==> flow/design.v <==
`timescale 1ns/10ps
module  CED(
	input  clk,
	input  rst,
	input  enable,
	output reg ird,
	input  [7:0] idata,	
	output reg [13:0] iaddr,
	output reg cwr_mag_0,
	output reg [12:0] cdata_mag_wr0,
	output reg crd_mag_0,
	input  [12:0] cdata_mag_rd0,
	output reg [13:0] caddr_mag_0,
	output reg cwr_ang_0,
	output reg [12:0] cdata_ang_wr0,
	output reg crd_ang_0,
	input  [12:0] cdata_ang_rd0,
	output reg [13:0] caddr_ang_0,
	output reg cwr1,
	output reg [12:0] cdata_wr1,
	output reg crd1,
	input  [12:0] cdata_rd1,
	output reg [13:0] caddr_1,
	output reg cwr2,
	output reg [12:0] cdata_wr2,
	output reg [13:0] caddr_2,
	output reg done
);
reg [5:0] state,next_state,i;
reg [7:0] Grayscale_temp[0:8];
reg signed [12:0] magnitude_L0[0:8];
reg [12:0] angle_L0[0:8];
reg signed [12:0] Gx,Gy,magnitude;
reg signed [12:0] Gx_abs,Gy_abs;
reg [15:0] n,j;
reg [12:0]angle;
reg signed[28:0] Gy_temp,angle_tmp, Gy_temp1;
parameter INIT=5'd0,GRAYSCALE_ADDR=5'd1,WAIT=5'd2,GRAYSCALE_DATA=5'd3,
          LAYER0=5'd4,INIT1=5'd5,LAYER1_ADDR=5'd6,WAIT1=5'd7,LAYER1_DATA=5'd8,
		  LAYER1_DATA1=5'd9,NMS=5'd10,INIT2=5'd11,LAYER2_ADDR=5'd12,
		  WAIT2=5'd13,LAYER2_DATA=5'd14,LAYER2_DATA1=5'd15,HT=5'd16,FINISHED=5'd17;
always @(posedge clk or posedge rst ) begin
  if(rst) state<=INIT;
  else state<=next_state;
end
always @(*) begin
	case (state)
		INIT:begin
		  next_state=(enable)?GRAYSCALE_ADDR:INIT;
		end 
		GRAYSCALE_ADDR:begin
		  next_state=WAIT;
		end
        WAIT:begin
		   next_state=GRAYSCALE_DATA;
		end
        GRAYSCALE_DATA:begin
			next_state=(i>8)?LAYER0:GRAYSCALE_ADDR;  
		end
		LAYER0:begin
		   next_state=(j>15875)?INIT1:GRAYSCALE_ADDR;
		end
        INIT1:begin
          next_state=LAYER1_ADDR;
        end
        LAYER1_ADDR:begin
            next_state=WAIT1;
	    end 
        WAIT1:begin
		   if((n>0&&n<125)||(n%126==0)||(n%126==125)||(n>15750&&n<15875))next_state=LAYER1_DATA1;
		   else next_state=LAYER1_DATA;
		end
		LAYER1_DATA:begin
		  next_state=(i>8)?NMS:LAYER1_ADDR; 
		end
		LAYER1_DATA1:begin
          next_state=LAYER1_ADDR;
		end
        NMS:begin
		  next_state=(n>15875)?INIT2:LAYER1_ADDR;
		end
		INIT2:begin
		  next_state=LAYER2_ADDR;
		end
		LAYER2_ADDR:begin
		  next_state=WAIT2;
		end
		WAIT2:begin
		  if((n>0&&n<125)||(n%126==0)||(n%126==125)||(n>15750&&n<15875))next_state=LAYER2_DATA1;
		  else next_state=LAYER2_DATA;
		end
		LAYER2_DATA:begin
		  next_state=(i>8)?HT:LAYER2_ADDR; 
		end
		LAYER2_DATA1:begin
          next_state=LAYER2_ADDR;
		end
		HT:begin
		  next_state=(n>15875)?FINISHED:LAYER2_ADDR;
		end
		default:begin
		  next_state=state;
		end 
	endcase	
end
always @(posedge clk) begin
		case (state)
		INIT:begin
		  n=0;
		  i=0;
		  j=0;
		  done=0;
		  ird=0;
		  cwr_mag_0=0;
		  cwr_ang_0=0;
		  crd_mag_0=0;
		  crd_ang_0=0;
		  cwr1=0;
		  crd1=0;
		  cwr2=0;
		  angle=0;
		  angle_tmp=0;
		end 
		GRAYSCALE_ADDR:begin
		  ird=1;
		  cwr_ang_0=0;
		  cwr_mag_0=0;
		  if (i==0)iaddr=n;
		  else if(i==1)iaddr=n+1;
		  else if(i==2)iaddr=n+2;
		  else if(i==3)iaddr=n+128;
		  else if(i==4)iaddr=n+129;
		  else if(i==5)iaddr=n+130;
		  else if(i==6)iaddr=n+256;
		  else if(i==7)iaddr=n+257;
		  else iaddr=n+258; 
		end
		WAIT:begin
		  angle=0;
		  angle_tmp=0;
		end
        GRAYSCALE_DATA:begin
		  Grayscale_temp[i]=idata;
		  i=i+1;
		end
		LAYER0:begin
		  i=0;
		  ird=0;
		  cwr_ang_0=1;
		  cwr_mag_0=1;
		  n=(n%128==125)?n+3:n+1;
		  Gx=-(Grayscale_temp[0])+Grayscale_temp[2]-(Grayscale_temp[3]<<1)+
		     (Grayscale_temp[5]<<1)-Grayscale_temp[6]+Grayscale_temp[8];
		  Gy=-Grayscale_temp[0]-(Grayscale_temp[1]<<1)-Grayscale_temp[2]+
		     Grayscale_temp[6]+(Grayscale_temp[7]<<1)+Grayscale_temp[8];
          Gx_abs=(Gx[12]==1)?-Gx:Gx;
          Gy_abs=(Gy[12]==1)?-Gy:Gy;
		  magnitude=Gx_abs+Gy_abs;
          angle_tmp=(Gx!=0)?(Gy<<16)/Gx:Gx;
		  if(angle_tmp<$signed(29'h00006A09) && angle_tmp>$signed(29'h1FFF95F7))begin                         
			if (Gx!=0&&Gy==0)angle=13'h00;
			else if (Gx==0&&Gy!=0)angle=13'h5a;
			else angle=13'h00;
		  end         
		  else if(angle_tmp>$signed(29'h00006A09) && angle_tmp<$signed(29'h00026A09))angle=13'h2d;            
		  else if(angle_tmp>$signed(29'h00026A09) || angle_tmp<$signed(29'h1FFD95F7))angle=13'h5a;            
		  else angle=13'h87;
		  caddr_mag_0=j;
		  cdata_mag_wr0=magnitude;
		  caddr_ang_0=j;
          cdata_ang_wr0=angle;
		  j=j+1;
		end
        INIT1:begin
		  j=0;
		  n=0;
		  i=0;
		  cwr_ang_0=0;
		  cwr_mag_0=0;
        end
		LAYER1_ADDR:begin
		  if ((n>0&&n<125)||(n%126==0)||(n%126==125)||(n>15750&&n<15875)) begin
		    cwr1=0;
			caddr_1=n;
		  end
          else begin
		    crd_ang_0=1;
		    crd_mag_0=1;
			cwr1=0;
			if (i==0)begin
			  caddr_ang_0=j;
			  caddr_mag_0=j;
			end
		    else if(i==1)begin
			  caddr_ang_0=j+1;
			  caddr_mag_0=j+1;
			end
		    else if(i==2)begin
			  caddr_ang_0=j+2;
			  caddr_mag_0=j+2;
			end
		    else if(i==3)begin
			  caddr_ang_0=j+126;
			  caddr_mag_0=j+126;
			end
		    else if(i==4)begin
			  caddr_ang_0=j+127;
			  caddr_mag_0=j+127;
			end
		    else if(i==5)begin
			  caddr_ang_0=j+128;
			  caddr_mag_0=j+128;
			end
		    else if(i==6)begin
			  caddr_ang_0=j+252;
			  caddr_mag_0=j+252;
			end
		    else if(i==7)begin
			  caddr_ang_0=j+253;
			  caddr_mag_0=j+253;
			end
		    else begin
			  caddr_ang_0=j+254;
			  caddr_mag_0=j+254;
			end
		  end
		end
		LAYER1_DATA:begin
		  angle_L0[i]=cdata_ang_rd0;
		  magnitude_L0[i]=cdata_mag_rd0;
		  i=i+1;
		end
		LAYER1_DATA1:begin
          	cwr1=1;
			cdata_wr1=0;
			n=n+1;
		end
		NMS:begin
		  crd_ang_0=0;
		  crd_mag_0=0;
		  cwr1=1;
		  caddr_1=n;
		  if (angle_L0[4]==13'h00) begin
            cdata_wr1=(magnitude_L0[4]>=magnitude_L0[3]
			          &&magnitude_L0[4]>=magnitude_L0[5])?magnitude_L0[4]:0;			
		  end
		  else if (angle_L0[4]==13'h2d) begin
			cdata_wr1=(magnitude_L0[4]>=magnitude_L0[2]
			          &&magnitude_L0[4]>=magnitude_L0[6])?magnitude_L0[4]:0;	
		  end
          else if (angle_L0[4]==13'h5a) begin
			cdata_wr1=(magnitude_L0[4]>=magnitude_L0[1]
			          &&magnitude_L0[4]>=magnitude_L0[7])?magnitude_L0[4]:0;	
		  end
		  else begin
			cdata_wr1=(magnitude_L0[4]>=magnitude_L0[0]
			          &&magnitude_L0[4]>=magnitude_L0[8])?magnitude_L0[4]:0;
		  end
		  j=(j%126==123)?j+3:j+1;
		  n=n+1;
		  i=0;
		end
		INIT2:begin
		  j=0;
		  n=0;
		  i=0;
          cwr1=0;
		end
		LAYER2_ADDR:begin
		  if ((n>0&&n<125)||(n%126==0)||(n%126==125)||(n>15750&&n<15875)) begin
		    cwr2=0;
			caddr_2=n;
		  end
          else begin
            crd1=1;
			cwr2=0;
			if (i==0)caddr_1=j;
		    else if(i==1)caddr_1=j+1;
		    else if(i==2)caddr_1=j+2;
		    else if(i==3)caddr_1=j+126;
		    else if(i==4)caddr_1=j+127;
		    else if(i==5)caddr_1=j+128;
		    else if(i==6)caddr_1=j+252;
		    else if(i==7)caddr_1=j+253;
		    else caddr_1=j+254;
		  end
		end
		LAYER2_DATA:begin
		  magnitude_L0[i]=cdata_rd1;
		  i=i+1;
		end	
		LAYER2_DATA1:begin
          	cwr2=1;
			cdata_wr2=0;
			n=n+1;
		end
		HT:begin
          crd1=0;
		  cwr2=1;
		  caddr_2=n;
          if (magnitude_L0[4]>=13'd100)cdata_wr2=13'd255;
		  else if(magnitude_L0[4]<13'd50)cdata_wr2=13'd0;
		  else begin
			if ((magnitude_L0[0]>=13'd100)||(magnitude_L0[1]>=13'd100)||
			    (magnitude_L0[2]>=13'd100)||(magnitude_L0[3]>=13'd100)||
				(magnitude_L0[5]>=13'd100)||(magnitude_L0[6]>=13'd100)||
				(magnitude_L0[7]>=13'd100)||(magnitude_L0[8]>=13'd100)) begin
				cdata_wr2=13'd255;
			end
			else cdata_wr2=13'd0;
		  end
		  j=(j%126==123)?j+3:j+1;
		  n=n+1;
		  i=0;
		end
		FINISHED:begin
		  done=1;
		end
		default:begin
		end 
	endcase
end
endmodule
-- Reports on CED
The steps from the RTL of CED to its reports follow in flow order.
Line numbers count from 1 in the design file above.
Operators: Yosys type, input widths -> output width; for muxes data width and select width s.
The mark -- stands for no value.
- top: CED
- clock: clk
- standard-cell library: sky130hd
- timing corner: tt_025C_1v80

-- Elaborated design
Yosys after proc, flatten, opt, wreduce and memory -nomap, before mapping. Print and check cells are not counted.
- bits in registers at 353
- bits in latches at 0
- noted memory bits (writable): 0
- ROM bits: 0
- noted clocked read ports x word width: 0
- noted memories kept: 0
- input port bits at 50
- output and inout bits at 131
- cells after elaboration: 339
- add/sub/neg operators: 33
- $mul: 0
- div/mod/pow operators: 3
- $lt $le $gt $ge: 31
- eq/ne operators at 59
- noted shifts and indexed selects: 0
- noted muxes and demuxes: 91
- noted bitwise logic cells: 0
- reduce/logical cells: 85
- operator list (operator ; count):
    $mod 16x7->32 const B ; 2
    $div 29x13->29 ; 1
    $mux 13 ; 27
    $pmux 13 s2 ; 11
    $mux 14 ; 18
    $ge 13x7->1 const B ; 9
    $ge 13x13->1 ; 8
    $add 14x8->14 const B ; 7
    $pmux 16 s3 ; 2
    $pmux 6 s15 ; 1
    $eq 32x7->1 const B ; 2
    $gt 29x16->1 const B ; 2
    $lt 29x19->1 const B ; 2
    $pmux 14 s2 ; 2
    $add 13x8->13 ; 4
    $gt 16x14->1 const B ; 3
    $eq 6x3->1 const B ; 8
    $eq 6x4->1 const B ; 8
    $mux 8 ; 6
    $ne 2x2->1 const B ; 22
    $add 14x9->14 const B ; 3
    $pmux 14 s3 ; 1
    $logic_not 13->1 ; 3
    $add 16x1->16 const B ; 2
    $add 16x2->16 const B ; 2
    $logic_not 32->1 ; 1
    $mux 16 ; 2
    $reduce_and 3->1 ; 10
Other operator kinds: 48; their cells: 133.

-- Longest topological paths
Longest topological path by Yosys (ltp), each cell counted once; first at word level (registers and memories cut), then after technology mapping (sequential cells cut; the memories' decode and read muxes count).
- depth after elaboration at 13
- noted ABC_AREA: 0
- noted gate-level depth with buffers: 453
- gate-level depth less buffers at 423

-- Mapped cells and area
Yosys stat after the flow's synthesis: flattened, memories mapped to cells. It holds for the ABC_AREA given above (unset counts as 0); a run with the other value may have another netlist.
The area totals of this step are shown rounded.
- cell types (type ; count ; area in all (sq um)):
    sky130_fd_sc_hd__edfxtp_1 ; 328 ; 9.85E+03
    sky130_fd_sc_hd__ha_1 ; 629 ; 7.87E+03
    sky130_fd_sc_hd__a21oi_1 ; 446 ; 2.23E+03
    sky130_fd_sc_hd__nor2_1 ; 587 ; 2.2E+03
    sky130_fd_sc_hd__o21ai_0 ; 440 ; 2.2E+03
    sky130_fd_sc_hd__xnor2_1 ; 239 ; 2.09E+03
    sky130_fd_sc_hd__nand2_1 ; 519 ; 1.95E+03
    sky130_fd_sc_hd__inv_1 ; 494 ; 1.85E+03
    sky130_fd_sc_hd__a21o_1 ; 168 ; 1261.21
    sky130_fd_sc_hd__xor2_1 ; 134 ; 1.17E+03
    sky130_fd_sc_hd__mux2_2 ; 103 ; 1.16E+03
    sky130_fd_sc_hd__fa_1 ; 52 ; 1.04E+03
    sky130_fd_sc_hd__o21a_1 ; 138 ; 1.04E+03
    sky130_fd_sc_hd__nor3_1 ; 182 ; 910.874
    sky130_fd_sc_hd__nand3_1 ; 180 ; 900.864
    sky130_fd_sc_hd__clkbuf_1 ; 193 ; 724.445
    sky130_fd_sc_hd__nand4_1 ; 109 ; 681.904
    sky130_fd_sc_hd__a31oi_1 ; 100 ; 625.6
Not listed: further types 105, cells in them 1535.
- mapped cells: 6576
- chip area (Yosys): 51800 sq um
- noted area of sequential cells: 10300 sq um
- mapped flip-flops: 346
- buffer cells at 263

-- Timing after synthesis
Path of least setup slack by OpenSTA after synthesis, without wires, with an ideal clock, recovery checks aside; 20% of the period is set as input and as output delay. Where synthesis merged equal registers, the netlist keeps one of their names.
- kind: register to register
- start: register Grayscale_temp[0][0]
- end: register cdata_ang_wr0[3]
- period at 90.0 ns
- setup time: 0.273 ns
- noted time at the first pin: 0.000 ns
- data arrival time: 83.368 ns
- noted data required time: 89.727 ns
- path slack at 6.359 ns
- delay of the path at 83.641 ns
- driving pins on the path: 443
- path buffers at 38
- synthesis period reached: 83.641 ns
"delay of the path" is the arrival time less input delay plus setup time.
"driving pins on the path": output pins that drive a net of the path, with the launching flip-flop's if there is one; two outputs of one cell count as two.
"synthesis period reached" = period - worst setup slack (recovery checks aside). The figure is calculated, with input and output delays left at 20% of the set period.
Between the ends stands the longest chain of elaborated cells between them, by number of cells; it is not shown to be the way that was timed. Of several equally long chains one is given.
A line is the first line of the expression or statement that the cell stems from. Yosys adds cells for indexed reads and writes and turns some case tables into memories.
- cell sequence: sky130_fd_sc_hd__edfxtp_1 > sky130_fd_sc_hd__inv_1 > sky130_fd_sc_hd__ha_1 > sky130_fd_sc_hd__xor2_1 > sky130_fd_sc_hd__xnor2_1 > sky130_fd_sc_hd__fa_1 > sky130_fd_sc_hd__inv_1 > sky130_fd_sc_hd__fa_1 > sky130_fd_sc_hd__inv_1 > sky130_fd_sc_hd__ha_1 > sky130_fd_sc_hd__a21o_1 > sky130_fd_sc_hd__a21oi_1 > sky130_fd_sc_hd__o21ai_0 > sky130_fd_sc_hd__a21oi_1 > sky130_fd_sc_hd__o21ai_0 > sky130_fd_sc_hd__a21oi_1 > sky130_fd_sc_hd__o21ai_0 > sky130_fd_sc_hd__a2111o_1 > (+407 left out) > sky130_fd_sc_hd__a221oi_1 > sky130_fd_sc_hd__o21ai_0 > sky130_fd_sc_hd__a21oi_1 > sky130_fd_sc_hd__o311ai_0 > sky130_fd_sc_hd__nand2_1 > sky130_fd_sc_hd__ha_1 > sky130_fd_sc_hd__and3_1 > sky130_fd_sc_hd__clkbuf_1 > sky130_fd_sc_hd__and4_1 > sky130_fd_sc_hd__clkbuf_1 > sky130_fd_sc_hd__a21oi_1 > sky130_fd_sc_hd__xnor2_1 > sky130_fd_sc_hd__nand3_1 > sky130_fd_sc_hd__or4b_2 > sky130_fd_sc_hd__nand3_1 > sky130_fd_sc_hd__o31ai_1 > sky130_fd_sc_hd__a211oi_1 > sky130_fd_sc_hd__a21oi_1
- noted cells in the longest elaborated chain: 13
- elaborated cells between the ends (all ways): 33
- those cells by class: add/sub: 11; div: 1; compare: 6; mux: 6; reduce/logical: 9
- ends and longest elaborated chain, after synthesis (item ; line ; text):
    start: declaration ; 30 ; reg [7:0] Grayscale_temp[0:8];
    start: assignment ; 143 ; Grayscale_temp[i]=idata;
    $neg 8->13 ; 154 ; Gy=-Grayscale_temp[0]-(Grayscale_temp[1]<<1)-Grayscale_temp[2]+
    $sub 13x9->13 ; 154 ;
    $sub 13x8->13 ; 154 ;
    $add 13x8->13 ; 154 ;
    $add 13x9->13 ; 154 ;
    $add 13x8->13 ; 154 ;
    $div 29x13->29 ; 159 ; angle_tmp=(Gx!=0)?(Gy<<16)/Gx:Gx;
    $mux 29 ; 159 ;
    $gt 29x19->1 ; 166 ; else if(angle_tmp>$signed(29'h00026A09) || angle_tmp<$signed(29'h1FFD95F7))angle=13'h5a;
    $logic_or 1x1->1 ; 166 ;
    $mux 8 ; 166 ;
    $mux 8 ; 165 ; else if(angle_tmp>$signed(29'h00006A09) && angle_tmp<$signed(29'h00026A09))angle=13'h2d;
    $mux 8 ; 160 ; if(angle_tmp<$signed(29'h00006A09) && angle_tmp>$signed(29'h1FFF95F7))begin
    end: assignment ; 171 ; cdata_ang_wr0=angle;
    end: declaration ; 15 ; output reg [12:0] cdata_ang_wr0,

-- Worst path after layout
Path of least setup slack in the final report of entry D (OpenROAD, finished layout, wires in). Where an end is a register, its clock arrival counts in the times.
- kind: register to register
- start: register Grayscale_temp[0][0]
- end: register cdata_ang_wr0[4]
- period at 85.2 ns
- setup time: 0.26 ns
- noted time at the first pin: 0.61 ns
- data arrival time: 80.48 ns
- noted data required time: 85.54 ns
- path slack at 5.06 ns
- driving pins on the path: 418
- path buffers at 19
Between the ends stands the longest chain of elaborated cells between them, by number of cells; it is not shown to be the way that was timed. Of several equally long chains one is given.
- cell sequence: sky130_fd_sc_hd__edfxtp_1 > sky130_fd_sc_hd__inv_1 > sky130_fd_sc_hd__ha_1 > sky130_fd_sc_hd__inv_1 > sky130_fd_sc_hd__fa_1 > sky130_fd_sc_hd__inv_1 > sky130_fd_sc_hd__fa_1 > sky130_fd_sc_hd__inv_1 > sky130_fd_sc_hd__fa_1 > sky130_fd_sc_hd__inv_1 > sky130_fd_sc_hd__ha_1 > sky130_fd_sc_hd__inv_1 > sky130_fd_sc_hd__fa_1 > sky130_fd_sc_hd__nor2b_1 > sky130_fd_sc_hd__o21ai_0 > sky130_fd_sc_hd__a21boi_1 > sky130_fd_sc_hd__nor2_1 > sky130_fd_sc_hd__or3_1 > (+382 left out) > sky130_fd_sc_hd__o21ai_0 > sky130_fd_sc_hd__nand2b_1 > sky130_fd_sc_hd__a221oi_1 > sky130_fd_sc_hd__o21ai_0 > sky130_fd_sc_hd__a21oi_1 > sky130_fd_sc_hd__o311ai_0 > sky130_fd_sc_hd__nand2_1 > sky130_fd_sc_hd__ha_1 > sky130_fd_sc_hd__xnor2_1 > sky130_fd_sc_hd__nand2_1 > sky130_fd_sc_hd__o21ai_0 > sky130_fd_sc_hd__a211oi_1 > sky130_fd_sc_hd__nor4_1 > sky130_fd_sc_hd__o31ai_1 > sky130_fd_sc_hd__or3_1 > sky130_fd_sc_hd__o31ai_1 > sky130_fd_sc_hd__o21a_1 > sky130_fd_sc_hd__nor2_1
- noted cells in the longest elaborated chain: 13
- elaborated cells between the ends (all ways): 33
- those cells by class: add/sub: 11; div: 1; compare: 6; mux: 6; reduce/logical: 9
- ends and longest elaborated chain, post-layout (item ; line ; text):
    start: declaration ; 30 ; reg [7:0] Grayscale_temp[0:8];
    start: assignment ; 143 ; Grayscale_temp[i]=idata;
    $neg 8->13 ; 154 ; Gy=-Grayscale_temp[0]-(Grayscale_temp[1]<<1)-Grayscale_temp[2]+
    $sub 13x9->13 ; 154 ;
    $sub 13x8->13 ; 154 ;
    $add 13x8->13 ; 154 ;
    $add 13x9->13 ; 154 ;
    $add 13x8->13 ; 154 ;
    $div 29x13->29 ; 159 ; angle_tmp=(Gx!=0)?(Gy<<16)/Gx:Gx;
    $mux 29 ; 159 ;
    $gt 29x19->1 ; 166 ; else if(angle_tmp>$signed(29'h00026A09) || angle_tmp<$signed(29'h1FFD95F7))angle=13'h5a;
    $logic_or 1x1->1 ; 166 ;
    $mux 8 ; 166 ;
    $mux 8 ; 165 ; else if(angle_tmp>$signed(29'h00006A09) && angle_tmp<$signed(29'h00026A09))angle=13'h2d;
    $mux 8 ; 160 ; if(angle_tmp<$signed(29'h00006A09) && angle_tmp>$signed(29'h1FFF95F7))begin
    end: assignment ; 171 ; cdata_ang_wr0=angle;
    end: declaration ; 15 ; output reg [12:0] cdata_ang_wr0,

# Flow runs of CED

Record of 4 stored runs of the RTL-to-layout flow on CED, platform sky130hd. The runs are unordered. Constraints: input delay and output delay 20% of the set period each, output load 0.01 pF.
"period achieved" means the clock period less the worst setup slack. The figure is calculated, with input and output delays left at 20% of the set period.
"worst path time" means the part of the period allowed to the worst setup path (the constraints hold back 20% at inputs and 20% at outputs) less its slack; where the path has registers, the arrival times of their clocks count too.
Measured values are rounded.

Entry A
Settings were ABC_AREA = 1; CAP_MARGIN = 0; CELL_PAD_IN_SITES_DETAIL_PLACEMENT = 2; CELL_PAD_IN_SITES_GLOBAL_PLACEMENT = 1; CORE_MARGIN = 4; CORE_UTILIZATION = 72; CTS_CLUSTER_SIZE = 62; GPL_ROUTABILITY_DRIVEN = 0; GPL_TIMING_DRIVEN = 1; MAX_ROUTING_LAYER = met5; MIN_ROUTING_LAYER = met2; PLACE_DENSITY_LB_ADDON = 0.18; SETUP_SLACK_MARGIN = -0.92; SLEW_MARGIN = 10; TNS_END_PERCENT = 55; period_ns = 69.8
- did not finish, placement stopped with FLW-0024

Entry B
Settings were CAP_MARGIN = 25; CELL_PAD_IN_SITES_DETAIL_PLACEMENT = 2; CORE_ASPECT_RATIO = 1.94; CORE_UTILIZATION = 53; MAX_ROUTING_LAYER = met4; PLACE_DENSITY = 0.63; SLEW_MARGIN = 30; TNS_END_PERCENT = 55; period_ns = 52.0; CORE_MARGIN = 2
- did not finish, placement stopped with a tool error

Entry C
Settings were ABC_AREA = 1; CAP_MARGIN = 15; CELL_PAD_IN_SITES_DETAIL_PLACEMENT = 2; CELL_PAD_IN_SITES_GLOBAL_PLACEMENT = 3; CORE_UTILIZATION = 41; GPL_ROUTABILITY_DRIVEN = 0; GPL_TIMING_DRIVEN = 0; HOLD_SLACK_MARGIN = 0.11; PLACE_DENSITY_LB_ADDON = 0.25; SETUP_SLACK_MARGIN = 5.0; SLEW_MARGIN = 35; TNS_END_PERCENT = 25; period_ns = 63.8; CORE_MARGIN = 2
- did not finish, placement stopped with FLW-0024

Entry D
Settings were CORE_UTILIZATION = 40; PLACE_DENSITY = 0.6; SETUP_SLACK_MARGIN = -2.0; period_ns = 85.2; CAP_MARGIN = 20; CORE_MARGIN = 2; SLEW_MARGIN = 20
- noted the chip area in the Yosys report: 51,800 sq um
- noted the period achieved: 80.138 ns
- post-route utilization: 46.0 %
- noted the total negative slack on setup checks: 0.000 ns
- lowest hold slack at 0.350 ns
- die area: 132,000 sq um
- smallest setup slack at 5.06 ns
- worst path time at 80.14 ns
- critical path kind: register to register
